==> flow/design.v <==
module fsm(
input logic CLK_50M,
output logic [15:0] audiodata,
input logic [31:0] flash_mem_readdata,
input logic flash_mem_readdatavalid,
input logic reset,
input logic direction,
output logic [6:0] state,
input logic newclock1,
output flash_mem_read,
input logic idle,
output logic [15:0] out,
output [3:0] flash_mem_byteenable
);
parameter [6:0] start = 7'b000_0000;
parameter [6:0] read = 7'b010_0000;
parameter [6:0] waitread = 7'b110_1111;
parameter [6:0] play1 = 7'b101_1111;
parameter [6:0] play2 = 7'b111_1111;
always_ff @ (posedge CLK_50M, posedge reset)
	begin
	if (reset) begin
		state<=start;
		audiodata<=16'b0;
		end
	else 
		begin
		case(state)
		start: if(idle)begin
			state<=read;
			end
			else
			state<=start;
		read:begin
			state<=waitread;
			end
		waitread:begin
			if ( flash_mem_readdatavalid==1'b1) state<= play1;
			end	
		play1:
			begin 
			if (direction)
				begin
				if(newclock1) 
					begin
					state<=start;
					audiodata<= flash_mem_readdata [31:16];
					end
				else 
				audiodata<= flash_mem_readdata [31:16];
				end
			else
				begin 
				if(newclock1) 
					begin
					audiodata<= flash_mem_readdata [15:0];
					state<=play2;
					end
				else
				audiodata<= flash_mem_readdata [15:0];
				end
			end
		play2:
			begin 
			if (direction)
				begin
				if(newclock1) 
					begin
					state<=start;
					audiodata<= flash_mem_readdata [15:0];
					end
				else 
				audiodata<= flash_mem_readdata [15:0];
				end
			else
				begin
				if(newclock1) 
					begin
					state<=start;
					audiodata<= flash_mem_readdata [31:16];
					end
				else 
				audiodata<= flash_mem_readdata [31:16];
				end
			end
		default: state<=start;
		endcase
end 
		end 
assign flash_mem_read=~state[4];
assign flash_mem_byteenable={~state[3],~state[2],~state[1],~state[0]};
assign out =flash_mem_readdata[15:0];
endmodule 
module clockdiv (input logic [31:0] d,input logic [31:0] desiredfreq,input logic clk, input logic rst, output logic reset, output logic newclock);
always_ff @ (posedge clk, posedge rst)
begin
	if (rst)
		begin
		newclock<=1'b0;
		reset<=1'b0;
		end
	else if (d==((32'd25000000/(desiredfreq))-32'd1))
		begin
		newclock<=1'b1;
		reset<=1'b0;
		end
	else if (d>=((32'd50000000/(desiredfreq))-32'b1))
		begin
		newclock<=1'b0;
		reset<=1'b1;
		end
	else
		begin
		newclock<= newclock;
		reset<=1'b0;
		end
end
endmodule
module counter(input logic clk, input logic rst, input logic reset, output logic [31:0] Q);
always_ff @ (posedge clk, posedge rst)
begin 
	if (rst)
		Q<=32'b0;
	else if (reset)
		begin
		Q<=32'b1;
		end
	else
		Q<=Q+32'b1;
end
endmodule
module flipflop #(parameter width = 23)(input logic clk, input logic rst, input logic [width-1:0] d, output logic [width-1:0] q);
always_ff @(posedge clk, posedge rst)
if (rst) q<={width{1'b0}};
else q<=d;
endmodule
module keyboardaddr (input logic [22:0]  currentaddr,
	input logic D, E, B, F, R,
	output logic [1:0] state,
	input logic clk,
	input logic rst,
	input logic en,
output logic idle,
	output logic [22:0] nextaddr
	);
	parameter idleFW = 2'b00;
	parameter idleBW = 2'b01;
	parameter FW = 2'b10;
	parameter BW = 2'b11;
assign idle=state[1];	
	always_ff @ (posedge clk, posedge rst)
	begin
				if (rst) begin
					state<=idleFW;
					nextaddr<=23'b0;
				end
				else if (en)
					case(state)
					idleFW:	 
							if(R) begin		 
								state<=idleFW;
								nextaddr<=1'b0;
								end
							else if(B) begin  
								state<=idleBW;
								nextaddr<=currentaddr;	
								end
							else if(E) begin	 
								state<=FW;
								nextaddr<=currentaddr+1'b1;
								end
							else begin		 
								state<=idleFW;
								nextaddr<=currentaddr;
								end
					idleBW:
							if(R) begin		 
								state<=idleBW;
								nextaddr<=1'b0;
								end
							else if(F) begin		 
								state<=idleFW;
								nextaddr<=currentaddr;	
								end
							else if(B) begin		 
								state<=BW;
								nextaddr<=currentaddr+1'b1;
								end
							else begin		 
								state<=idleBW;
								nextaddr<=currentaddr;
								end
					FW:			
							if(currentaddr==32'h7ffff) begin
						nextaddr<=32'b0;
							end
							else if(R) begin		 
									state<=FW;
									nextaddr<=32'b0;
								end
								else if(B) begin		 
									state<=BW;
									nextaddr<=currentaddr-1'b1;	
								end
								else if(D) begin		 
									state<=idleFW;
									nextaddr<=currentaddr;
								end
								else begin		 
									state<=FW;
									nextaddr<=currentaddr+1'b1;						
								end
					BW:
			if(currentaddr==32'b0) begin
				nextaddr<=32'h7ffff;
				end
							else if(R) begin 
								state<=BW;
								nextaddr<=32'h7ffff;
								end
							else if(F) begin		 
								state<=FW;
								nextaddr<=currentaddr+1'b1;	
								end
							else if(D) begin		 
								state<=idleBW;
								nextaddr<=currentaddr;
								end
							else begin		 
								state<=BW;
								nextaddr<=currentaddr-1'b1;
								end
						default: state<= idleFW;
				endcase
			end
endmodule
module vDFF(clk, rst, en, in, out);
	input logic clk;
	input logic rst;
	input logic en;
	input logic [22:0] in;
	output logic [22:0] out;
	always_ff @(posedge clk, posedge rst)
		if (rst) out<=23'b0;
		else if (en) out<=in;
endmodule 
module keyboardint(kbd, D,E,B,F,R);
	input logic [7:0] kbd;
	output D,E,B,F,R;
parameter character_B =8'h42;
parameter character_D =8'h44;
parameter character_E =8'h45;
parameter character_F =8'h46;
parameter character_R =8'h52;
parameter character_lowercase_b= 8'h62;
parameter character_lowercase_d= 8'h64;
parameter character_lowercase_e= 8'h65;
parameter character_lowercase_f= 8'h66;
parameter character_lowercase_r= 8'h72;
		assign D = (character_D == kbd)| (character_lowercase_d == kbd);
		assign E = (character_E == kbd)| (character_lowercase_e == kbd);
		assign B = (character_B == kbd)| (character_lowercase_b == kbd);
		assign F = (character_F == kbd)| (character_lowercase_f == kbd);
		assign R = (character_R == kbd)| (character_lowercase_r == kbd);
endmodule
module keyintegration(clk,rst,addvalue,prevaddvalue,keys);
	input logic clk;
	input logic rst;
	input logic [2:0] keys;
	output logic [31:0] addvalue;
	input logic [31:0] prevaddvalue;
	always_ff @(posedge clk, posedge rst)begin
			if(rst) begin
				addvalue<=0;
			end
			else if(keys[2]) begin
				addvalue<=0;
			end
			else if(keys[1]) begin
				addvalue<=prevaddvalue+32'd1000;
			end
			else if(keys[0]) begin
				addvalue<=prevaddvalue-32'd1000;
			end
			else begin
				addvalue<=prevaddvalue;
			end
		end
endmodule
`default_nettype none
module ipod_player(
    input  logic        clk,
    input  logic        reset,
    input  logic [7:0]  kbd_ascii,
    input  logic        speed_up,
    input  logic        speed_down,
    input  logic        speed_reset,
    input  logic        direction,
    input  logic [31:0] flash_readdata,
    input  logic        flash_readdatavalid,
    output logic        flash_read,
    output logic [3:0]  flash_byteenable,
    output logic [22:0] flash_address,
    output logic [15:0] audio_data,
    output logic        sample_clk
);
logic D,B,E,F,R;
logic [1:0] state2;
logic idle;
logic [6:0] state;
logic [15:0] out;
logic [22:0] nextaddress;
logic [22:0] currentaddress;
logic newclock1;
logic newclock1_q;
logic addr_en;
logic [31:0] d1;
logic resetcounter1;
logic [31:0] prevaddvalue;
logic [31:0] addvalue;
logic edgeclock1;
keyintegration speedcontrol(.clk(clk),.rst(reset),.addvalue(addvalue),.prevaddvalue(prevaddvalue),.keys({speed_reset,speed_up,speed_down}));
flipflop #(32) addvalueff (.clk(clk), .rst(reset), .d(addvalue), .q(prevaddvalue));
clockdiv div1 (.d(d1),.desiredfreq(32'd22000+addvalue),.clk(clk),.rst(reset),.reset(resetcounter1),.newclock(newclock1));
counter counter1 (.clk(clk), .rst(reset), .reset(resetcounter1), .Q(d1));
always_ff @(posedge clk, posedge reset)
    if (reset) newclock1_q <= 1'b0;
    else       newclock1_q <= newclock1;
assign addr_en = newclock1 & ~newclock1_q;
keyboardaddr addressset (.currentaddr(currentaddress),.clk(clk),.rst(reset),.en(addr_en),.idle(idle),.state(state2),.D(D),.E(E),.B(B),.F(F),.R(R),.nextaddr(nextaddress));
keyboardint keyboardinput (.kbd(kbd_ascii), .D(D), .E(E), .B(B), .F(F), .R(R));
vDFF addrVDFF(.clk(clk),.rst(reset),.en(addr_en),.in(nextaddress),.out(currentaddress));
doublesync newclock_doublsync(.indata(newclock1), .outdata(edgeclock1), .clk(clk), .reset(reset));
fsm flash(
.CLK_50M(clk),
.direction(direction),
.audiodata(audio_data),
.flash_mem_readdata(flash_readdata),
.flash_mem_readdatavalid(flash_readdatavalid),
.reset(reset),
.state(state),
.out(out),
.idle(idle),
.newclock1(edgeclock1),
.flash_mem_byteenable(flash_byteenable),
.flash_mem_read(flash_read)
);
assign flash_address = currentaddress[22:0];
assign sample_clk = newclock1;
endmodule
module doublesync(input logic indata, input logic clk, input logic reset, output logic outdata);
logic reg1;
always_ff @(posedge clk, posedge reset)
    if (reset) begin
        reg1 <= 1'b0;
        outdata <= 1'b0;
    end else begin
        reg1 <= indata;
        outdata <= reg1;
    end
endmodule
`default_nettype wire
-- From RTL to reports: ipod_player
Tool output for the design above, in the order of the flow.
Lines are those of the file above, counted from 1.
Operators carry their Yosys type and port widths (W data, S select, Z words).
Not given: --
- design top: ipod_player
- clock: clk
- library: sky130hd
- timing corner: tt_025C_1v80

-- Elaborated design
Yosys after proc, flatten, opt, wreduce and memory -nomap, before mapping. Memory bits, and registers merged into a memory's read port (data or address), are not among the register bits. Print and check cells are not counted. Equal cells are merged and count once.
- bits in registers: 171
- bits in latches: 0
- memory bits (writable) at 0
- ROM bits at 0
- clocked read ports x word width at 0
- memories kept at 0
- noted bits of input ports: 47
- output and inout bits: 45
- word-level cells: 113
- add/sub/neg operators at 8
- multiply operators at 0
- div/mod/pow operators: 2
- noted magnitude comparators: 1
- equality and inequality tests at 23
- noted shifts and indexed selects: 0
- mux-type cells at 47
- noted bitwise operators: 12
- noted reduce/logical cells: 8
- operator list (cell ; number):
    $div A26 B32 Y32 const A ; 1
    $div A25 B32 Y32 const A ; 1
    $mux W23 ; 14
    $mux W32 ; 4
    $pmux W23 S4 ; 1
    $eq A7 B8 Y1 const A ; 10
    $sub A32 B1 Y32 const B ; 2
    $pmux W7 S5 ; 1
    $add A15 B32 Y32 const A ; 1
    $add A32 B1 Y32 const B ; 1
    $add A32 B10 Y32 const B ; 1
    $sub A32 B10 Y32 const B ; 1
    $ge A32 B32 Y1 ; 1
    $eq A32 B32 Y1 ; 1
    $pmux W16 S2 ; 1
    $mux W16 ; 2
    $mux W2 ; 14
    $mux W7 ; 4
    $add A23 B1 Y23 const B ; 1
    $sub A23 B1 Y23 const B ; 1
    $eq A23 B19 Y1 const B ; 1
    $logic_not A23 Y1 ; 1
    $eq A7 B7 Y1 const B ; 3
    $pmux W2 S4 ; 1
    $eq A7 B6 Y1 const B ; 1
    $logic_not A7 Y1 ; 1
    $not A1 Y1 ; 6
    $ne A2 B2 Y1 const B ; 3
Not listed: further kinds 12, cells in them 21.

-- Longest topological paths
Longest topological path by Yosys (ltp), each cell counted once; first at word level (registers and memories cut), then after technology mapping (sequential cells cut; the memories' decode and read muxes count).
- depth in word-level cells: 7
- ABC_AREA: 0
- noted gate-level depth with buffers: 392
- gate-level depth less buffers: 346

-- Synthesis result
Source: synth_stat.txt of the flow (Yosys; design flattened, memories mapped). It holds for the ABC_AREA given above (unset counts as 0); a run with the other value may have another netlist.
- cell types (cell type ; number ; total area (um^2)):
    sky130_fd_sc_hd__ha_1 ; 1011 ; 1.26E+04
    sky130_fd_sc_hd__xnor2_1 ; 553 ; 4.84E+03
    sky130_fd_sc_hd__a21oi_1 ; 941 ; 4.71E+03
    sky130_fd_sc_hd__nor2_1 ; 1198 ; 4.5E+03
    sky130_fd_sc_hd__dfrtp_1 ; 171 ; 4.28E+03
    sky130_fd_sc_hd__nand2_1 ; 1099 ; 4.13E+03
    sky130_fd_sc_hd__o21ai_0 ; 712 ; 3.56E+03
    sky130_fd_sc_hd__a21o_1 ; 402 ; 3.02E+03
    sky130_fd_sc_hd__xor2_1 ; 326 ; 2.86E+03
    sky130_fd_sc_hd__o21a_1 ; 249 ; 1.87E+03
    sky130_fd_sc_hd__nor3_1 ; 319 ; 1.6E+03
    sky130_fd_sc_hd__nand3_1 ; 300 ; 1501.44
    sky130_fd_sc_hd__mux2_2 ; 126 ; 1.42E+03
    sky130_fd_sc_hd__inv_1 ; 357 ; 1.34E+03
    sky130_fd_sc_hd__clkbuf_1 ; 268 ; 1.01E+03
    sky130_fd_sc_hd__nand2b_1 ; 162 ; 1.01E+03
    sky130_fd_sc_hd__a31oi_1 ; 154 ; 963.424
    sky130_fd_sc_hd__or3_1 ; 139 ; 869.584
Other cell types: 99; their cells: 2037.
- cell count: 10524
- mapped area: 71682.5 um^2
- sequential part of the area: 4279.1 um^2
- noted flip-flop cells: 171
- noted buffers: 390
The figures by module come from a second, unflattened synthesis with its own total; it is not the netlist above.
- cell total of the unflattened synthesis at 10689
- noted area total of the unflattened synthesis: 73663.1 um^2
Each row is one instance without its submodules.
- modules (module ; times used ; cells ; area (um^2) ; seq. area (um^2)):
    clockdiv ; 1 ; 9383 ; 62319.8 ; 50.0
    keyboardaddr ; 1 ; 556 ; 3792.4 ; 625.6
    keyintegration ; 1 ; 242 ; 2109.5 ; 800.8
    counter ; 1 ; 166 ; 1614.0 ; 800.8
    fsm ; 1 ; 150 ; 1357.6 ; 575.6
    vDFF ; 1 ; 49 ; 860.8 ; 575.6
    flipflop (width=32) ; 1 ; 33 ; 804.5 ; 800.8
    ipod_player ; 1 ; 98 ; 680.7 ; 25.0
    keyboardint ; 1 ; 9 ; 70.1 ; 0.0
    doublesync ; 1 ; 3 ; 53.8 ; 50.0

-- Path before layout
OpenSTA on the mapped netlist: ideal clock, no wires. The path of least setup slack (recovery checks aside). Input and output delay are each 20% of the period. Register names are those of the netlist, which keeps one name where synthesis merged equal registers.
- path kind: reg-to-reg
- start point: register speedcontrol.addvalue[4]
- end point: register div1.newclock
- period at 100.0 ns
- noted setup time: 0.065 ns
- time at the first pin at 0.000 ns
- arrival: 82.974 ns
- noted data required time: 99.935 ns
- noted setup slack: 16.961 ns
- path delay at 83.039 ns
- noted driving pins on the path: 359
- noted buffers on the path: 52
- noted synthesis period reached: 83.039 ns
"path delay" is the arrival time less input delay plus setup time.
"driving pins on the path" counts driving pins, that of a launching flip-flop among them; a cell with two outputs on the path counts twice.
"synthesis period reached" is the clock period less the worst setup slack; recovery checks do not enter. This is arithmetic on one report: input and output delays are still those of the set period (20% each).
The rows between start and end are the longest chain of elaborated cells between them; the timing report does not say that the signal goes this way. Where chains are equally long, one stands for them.
Each line given opens the expression or statement behind the cell; cells for indexed reads and writes are added by Yosys, which also makes memories of some case tables.
A register here has more assigning lines than the two given.
- cells stage by stage: sky130_fd_sc_hd__dfrtp_1 sky130_fd_sc_hd__clkbuf_1 sky130_fd_sc_hd__inv_1 sky130_fd_sc_hd__ha_1 sky130_fd_sc_hd__buf_2 sky130_fd_sc_hd__or4b_4 sky130_fd_sc_hd__a2111o_1 sky130_fd_sc_hd__nand4_1 sky130_fd_sc_hd__xor2_1 sky130_fd_sc_hd__nand4_2 sky130_fd_sc_hd__or4_1 sky130_fd_sc_hd__nor4_1 sky130_fd_sc_hd__o211ai_1 sky130_fd_sc_hd__nor2_1 sky130_fd_sc_hd__ha_1 sky130_fd_sc_hd__nor2_1 sky130_fd_sc_hd__a2111oi_0 sky130_fd_sc_hd__a311oi_1 [323 not listed] sky130_fd_sc_hd__nor2_1 sky130_fd_sc_hd__ha_1 sky130_fd_sc_hd__ha_1 sky130_fd_sc_hd__a21o_1 sky130_fd_sc_hd__a21o_1 sky130_fd_sc_hd__a21o_1 sky130_fd_sc_hd__a21o_1 sky130_fd_sc_hd__a21o_1 sky130_fd_sc_hd__a21o_1 sky130_fd_sc_hd__a21o_1 sky130_fd_sc_hd__a21o_1 sky130_fd_sc_hd__a21o_1 sky130_fd_sc_hd__a21oi_1 sky130_fd_sc_hd__o21ai_0 sky130_fd_sc_hd__a221oi_1 sky130_fd_sc_hd__o31ai_1 sky130_fd_sc_hd__a221oi_1 sky130_fd_sc_hd__a21o_1
- noted cells in the longest elaborated chain: 6
- elaborated cells on any way between the ends at 10
- source lines of those cells at 3
- those cells by class: add/sub (3); div (2); compare (1); eq/ne (1); mux (2); reduce/logical (1)
- ends and longest elaborated chain, post-synthesis (item ; line ; source):
    start: declaration ; 270 ; output logic [31:0] addvalue;
    start: assignment ; 280 ; addvalue<=prevaddvalue+32'd1000;
    start: assignment ; 283 ; addvalue<=prevaddvalue-32'd1000;
    $add A15 B32 Y32 ; 324 ; clockdiv div1 (.d(d1),.desiredfreq(32'd22000+addvalue),.clk(clk),.rst(reset),.reset(resetcounter1),.newclock(n ...
    $div A26 B32 Y32 ; 107 ; else if (d>=((32'd50000000/(desiredfreq))-32'b1))
    $sub A32 B1 Y32 ; 107 ;
    $ge A32 B32 Y1 ; 107 ;
    $mux W1 ; 107 ;
    $mux W1 ; 102 ; else if (d==((32'd25000000/(desiredfreq))-32'd1))
    end: assignment ; 104 ; newclock<=1'b1;
    end: assignment ; 114 ; newclock<= newclock;
    end: declaration ; 94 ; module clockdiv (input logic [31:0] d,input logic [31:0] desiredfreq,input logic clk, input logic rst, output ...

-- Path in the finished layout
From the final timing report of entry B: the path of least setup slack in the routed layout; clock arrival at registers is part of the times.
- path kind: reg-to-reg
- start point: register speedcontrol.addvalue[0]
- end point: register div1.reset
- period at 100.0 ns
- noted setup time: 0.14 ns
- time at the first pin at 0.50 ns
- arrival: 97.91 ns
- noted data required time: 100.35 ns
- noted setup slack: 2.44 ns
- noted driving pins on the path: 336
- noted buffers on the path: 54
The rows between start and end are the longest chain of elaborated cells between them; the timing report does not say that the signal goes this way. Where chains are equally long, one stands for them.
A register here has more assigning lines than the two given.
- cells stage by stage: sky130_fd_sc_hd__dfrtp_1 sky130_fd_sc_hd__buf_4 sky130_fd_sc_hd__buf_4 sky130_fd_sc_hd__buf_4 sky130_fd_sc_hd__buf_4 sky130_fd_sc_hd__clkbuf_2 sky130_fd_sc_hd__clkbuf_4 sky130_fd_sc_hd__clkbuf_4 sky130_fd_sc_hd__clkbuf_2 sky130_fd_sc_hd__clkbuf_2 sky130_fd_sc_hd__buf_4 sky130_fd_sc_hd__buf_4 sky130_fd_sc_hd__clkbuf_2 sky130_fd_sc_hd__buf_16 sky130_fd_sc_hd__and2_1 sky130_fd_sc_hd__ha_1 sky130_fd_sc_hd__nor2b_1 sky130_fd_sc_hd__o21a_1 [300 not listed] sky130_fd_sc_hd__a21oi_1 sky130_fd_sc_hd__nor2b_1 sky130_fd_sc_hd__o21ai_0 sky130_fd_sc_hd__nand2_1 sky130_fd_sc_hd__a211o_1 sky130_fd_sc_hd__nor2_2 sky130_fd_sc_hd__ha_1 sky130_fd_sc_hd__nor3b_1 sky130_fd_sc_hd__a22oi_1 sky130_fd_sc_hd__o21ai_4 sky130_fd_sc_hd__and4_1 sky130_fd_sc_hd__clkbuf_1 sky130_fd_sc_hd__nand3_1 sky130_fd_sc_hd__and3_1 sky130_fd_sc_hd__o31ai_1 sky130_fd_sc_hd__nand4_1 sky130_fd_sc_hd__nor4_1 sky130_fd_sc_hd__nor2_1
- noted cells in the longest elaborated chain: 6
- elaborated cells on any way between the ends at 9
- source lines of those cells at 3
- those cells by class: add/sub (3); div (2); compare (1); eq/ne (1); mux (2)
- ends and longest elaborated chain, after layout (item ; line ; source):
    start: declaration ; 270 ; output logic [31:0] addvalue;
    start: assignment ; 280 ; addvalue<=prevaddvalue+32'd1000;
    start: assignment ; 283 ; addvalue<=prevaddvalue-32'd1000;
    $add A15 B32 Y32 ; 324 ; clockdiv div1 (.d(d1),.desiredfreq(32'd22000+addvalue),.clk(clk),.rst(reset),.reset(resetcounter1),.newclock(n ...
    $div A26 B32 Y32 ; 107 ; else if (d>=((32'd50000000/(desiredfreq))-32'b1))
    $sub A32 B1 Y32 ; 107 ;
    $ge A32 B32 Y1 ; 107 ;
    $mux W1 ; 107 ;
    $mux W1 ; 102 ; else if (d==((32'd25000000/(desiredfreq))-32'd1))
    end: assignment ; 100 ; reset<=1'b0;
    end: assignment ; 105 ; reset<=1'b0;
    end: declaration ; 94 ; module clockdiv (input logic [31:0] d,input logic [31:0] desiredfreq,input logic clk, input logic rst, output ...

==> runs of ipod_player <==
Top module ipod_player; platform sky130hd; tools Yosys and OpenROAD; 6 stored runs in no particular order. Input and output delays are each 20% of the period that was set; the output load is 0.01 pF.
By "achieved period" is meant the clock period of the run minus its worst setup slack. This is arithmetic on one report: input and output delays are still those of the set period (20% each).
"critical setup path time" means the part of the period allowed to the worst setup path (the constraints hold back 20% at inputs and 20% at outputs) less its slack; where the path has registers, the arrival times of their clocks count too.

Entry A
Settings were ABC_AREA = 1; CAP_MARGIN = 0; CELL_PAD_IN_SITES_DETAIL_PLACEMENT = 1; CELL_PAD_IN_SITES_GLOBAL_PLACEMENT = 3; CORE_ASPECT_RATIO = 1.24; CORE_MARGIN = 10; CORE_UTILIZATION = 40; GPL_TIMING_DRIVEN = 0; HOLD_SLACK_MARGIN = 0.06; MAX_ROUTING_LAYER = met4; MIN_ROUTING_LAYER = met2; SETUP_SLACK_MARGIN = 5.0; period_ns = 70.7; SLEW_MARGIN = 20
- incomplete, placement halted on GPL-0301

Entry B
Settings were GPL_TIMING_DRIVEN = 0; HOLD_SLACK_MARGIN = 0.21; TNS_END_PERCENT = 15; period_ns = 100.0; CAP_MARGIN = 20; CORE_MARGIN = 2; CORE_UTILIZATION = 40; SLEW_MARGIN = 20
- Yosys chip area after synthesis: 71682.5 um^2
- noted the die outline area: 182607.0 um^2
- area of the standard cells in the finished layout: 79620.1 um^2
- utilization of the finished layout: 0.447
- smallest setup slack at 2.435 ns
- setup TNS: 0.000 ns
- noted the worst hold slack after layout: 0.376 ns
- noted the achieved period: 97.565 ns
- critical setup path time at 97.56 ns
- worst setup path kind: reg-to-reg

Entry C
Settings were CORE_UTILIZATION = 40; SETUP_SLACK_MARGIN = -2.0; period_ns = 93.1; CAP_MARGIN = 20; CORE_MARGIN = 2; SLEW_MARGIN = 20
- Yosys chip area after synthesis: 71682.5 um^2
- noted the die outline area: 182607.0 um^2
- area of the standard cells in the finished layout: 86151.4 um^2
- utilization of the finished layout: 0.483
- smallest setup slack at 3.493 ns
- setup TNS: 0.000 ns
- noted the worst hold slack after layout: 0.403 ns
- noted the achieved period: 89.607 ns
- critical setup path time at 89.61 ns
- worst setup path kind: reg-to-reg

Entry D
Settings were CORE_UTILIZATION = 40; SETUP_SLACK_MARGIN = 5; period_ns = 100.0; CAP_MARGIN = 20; CORE_MARGIN = 2; SLEW_MARGIN = 20
- Yosys chip area after synthesis: 71682.5 um^2
- noted the die outline area: 182607.0 um^2
- area of the standard cells in the finished layout: 77227.8 um^2
- utilization of the finished layout: 0.433
- smallest setup slack at 9.683 ns
- setup TNS: 0.000 ns
- noted the worst hold slack after layout: 0.412 ns
- noted the achieved period: 90.317 ns
- critical setup path time at 90.32 ns
- worst setup path kind: reg-to-reg

Entry E
Settings were ABC_AREA = 0; CELL_PAD_IN_SITES_GLOBAL_PLACEMENT = 2; CORE_UTILIZATION = 36; CTS_CLUSTER_SIZE = 67; GPL_ROUTABILITY_DRIVEN = 1; GPL_TIMING_DRIVEN = 1; MAX_ROUTING_LAYER = met4; PLACE_DENSITY_LB_ADDON = 0.03; period_ns = 81.8; CAP_MARGIN = 20; CORE_MARGIN = 2; SLEW_MARGIN = 20
- Yosys chip area after synthesis: 71682.5 um^2
- noted the die outline area: 202703.0 um^2
- area of the standard cells in the finished layout: 81471.9 um^2
- utilization of the finished layout: 0.412
- smallest setup slack at 3.654 ns
- setup TNS: 0.000 ns
- noted the worst hold slack after layout: 0.420 ns
- noted the achieved period: 78.146 ns
- critical setup path time at 78.15 ns
- worst setup path kind: reg-to-reg

Entry F
Settings were HOLD_SLACK_MARGIN = 0.21; TNS_END_PERCENT = 15; period_ns = 100.0; CAP_MARGIN = 20; CORE_MARGIN = 2; CORE_UTILIZATION = 40; SLEW_MARGIN = 20
- Yosys chip area after synthesis: 71682.5 um^2
- noted the die outline area: 182607.0 um^2
- area of the standard cells in the finished layout: 76868.7 um^2
- utilization of the finished layout: 0.431
- smallest setup slack at 4.875 ns
- setup TNS: 0.000 ns
- noted the worst hold slack after layout: 0.407 ns
- noted the achieved period: 95.125 ns
- critical setup path time at 95.13 ns
- worst setup path kind: reg-to-reg
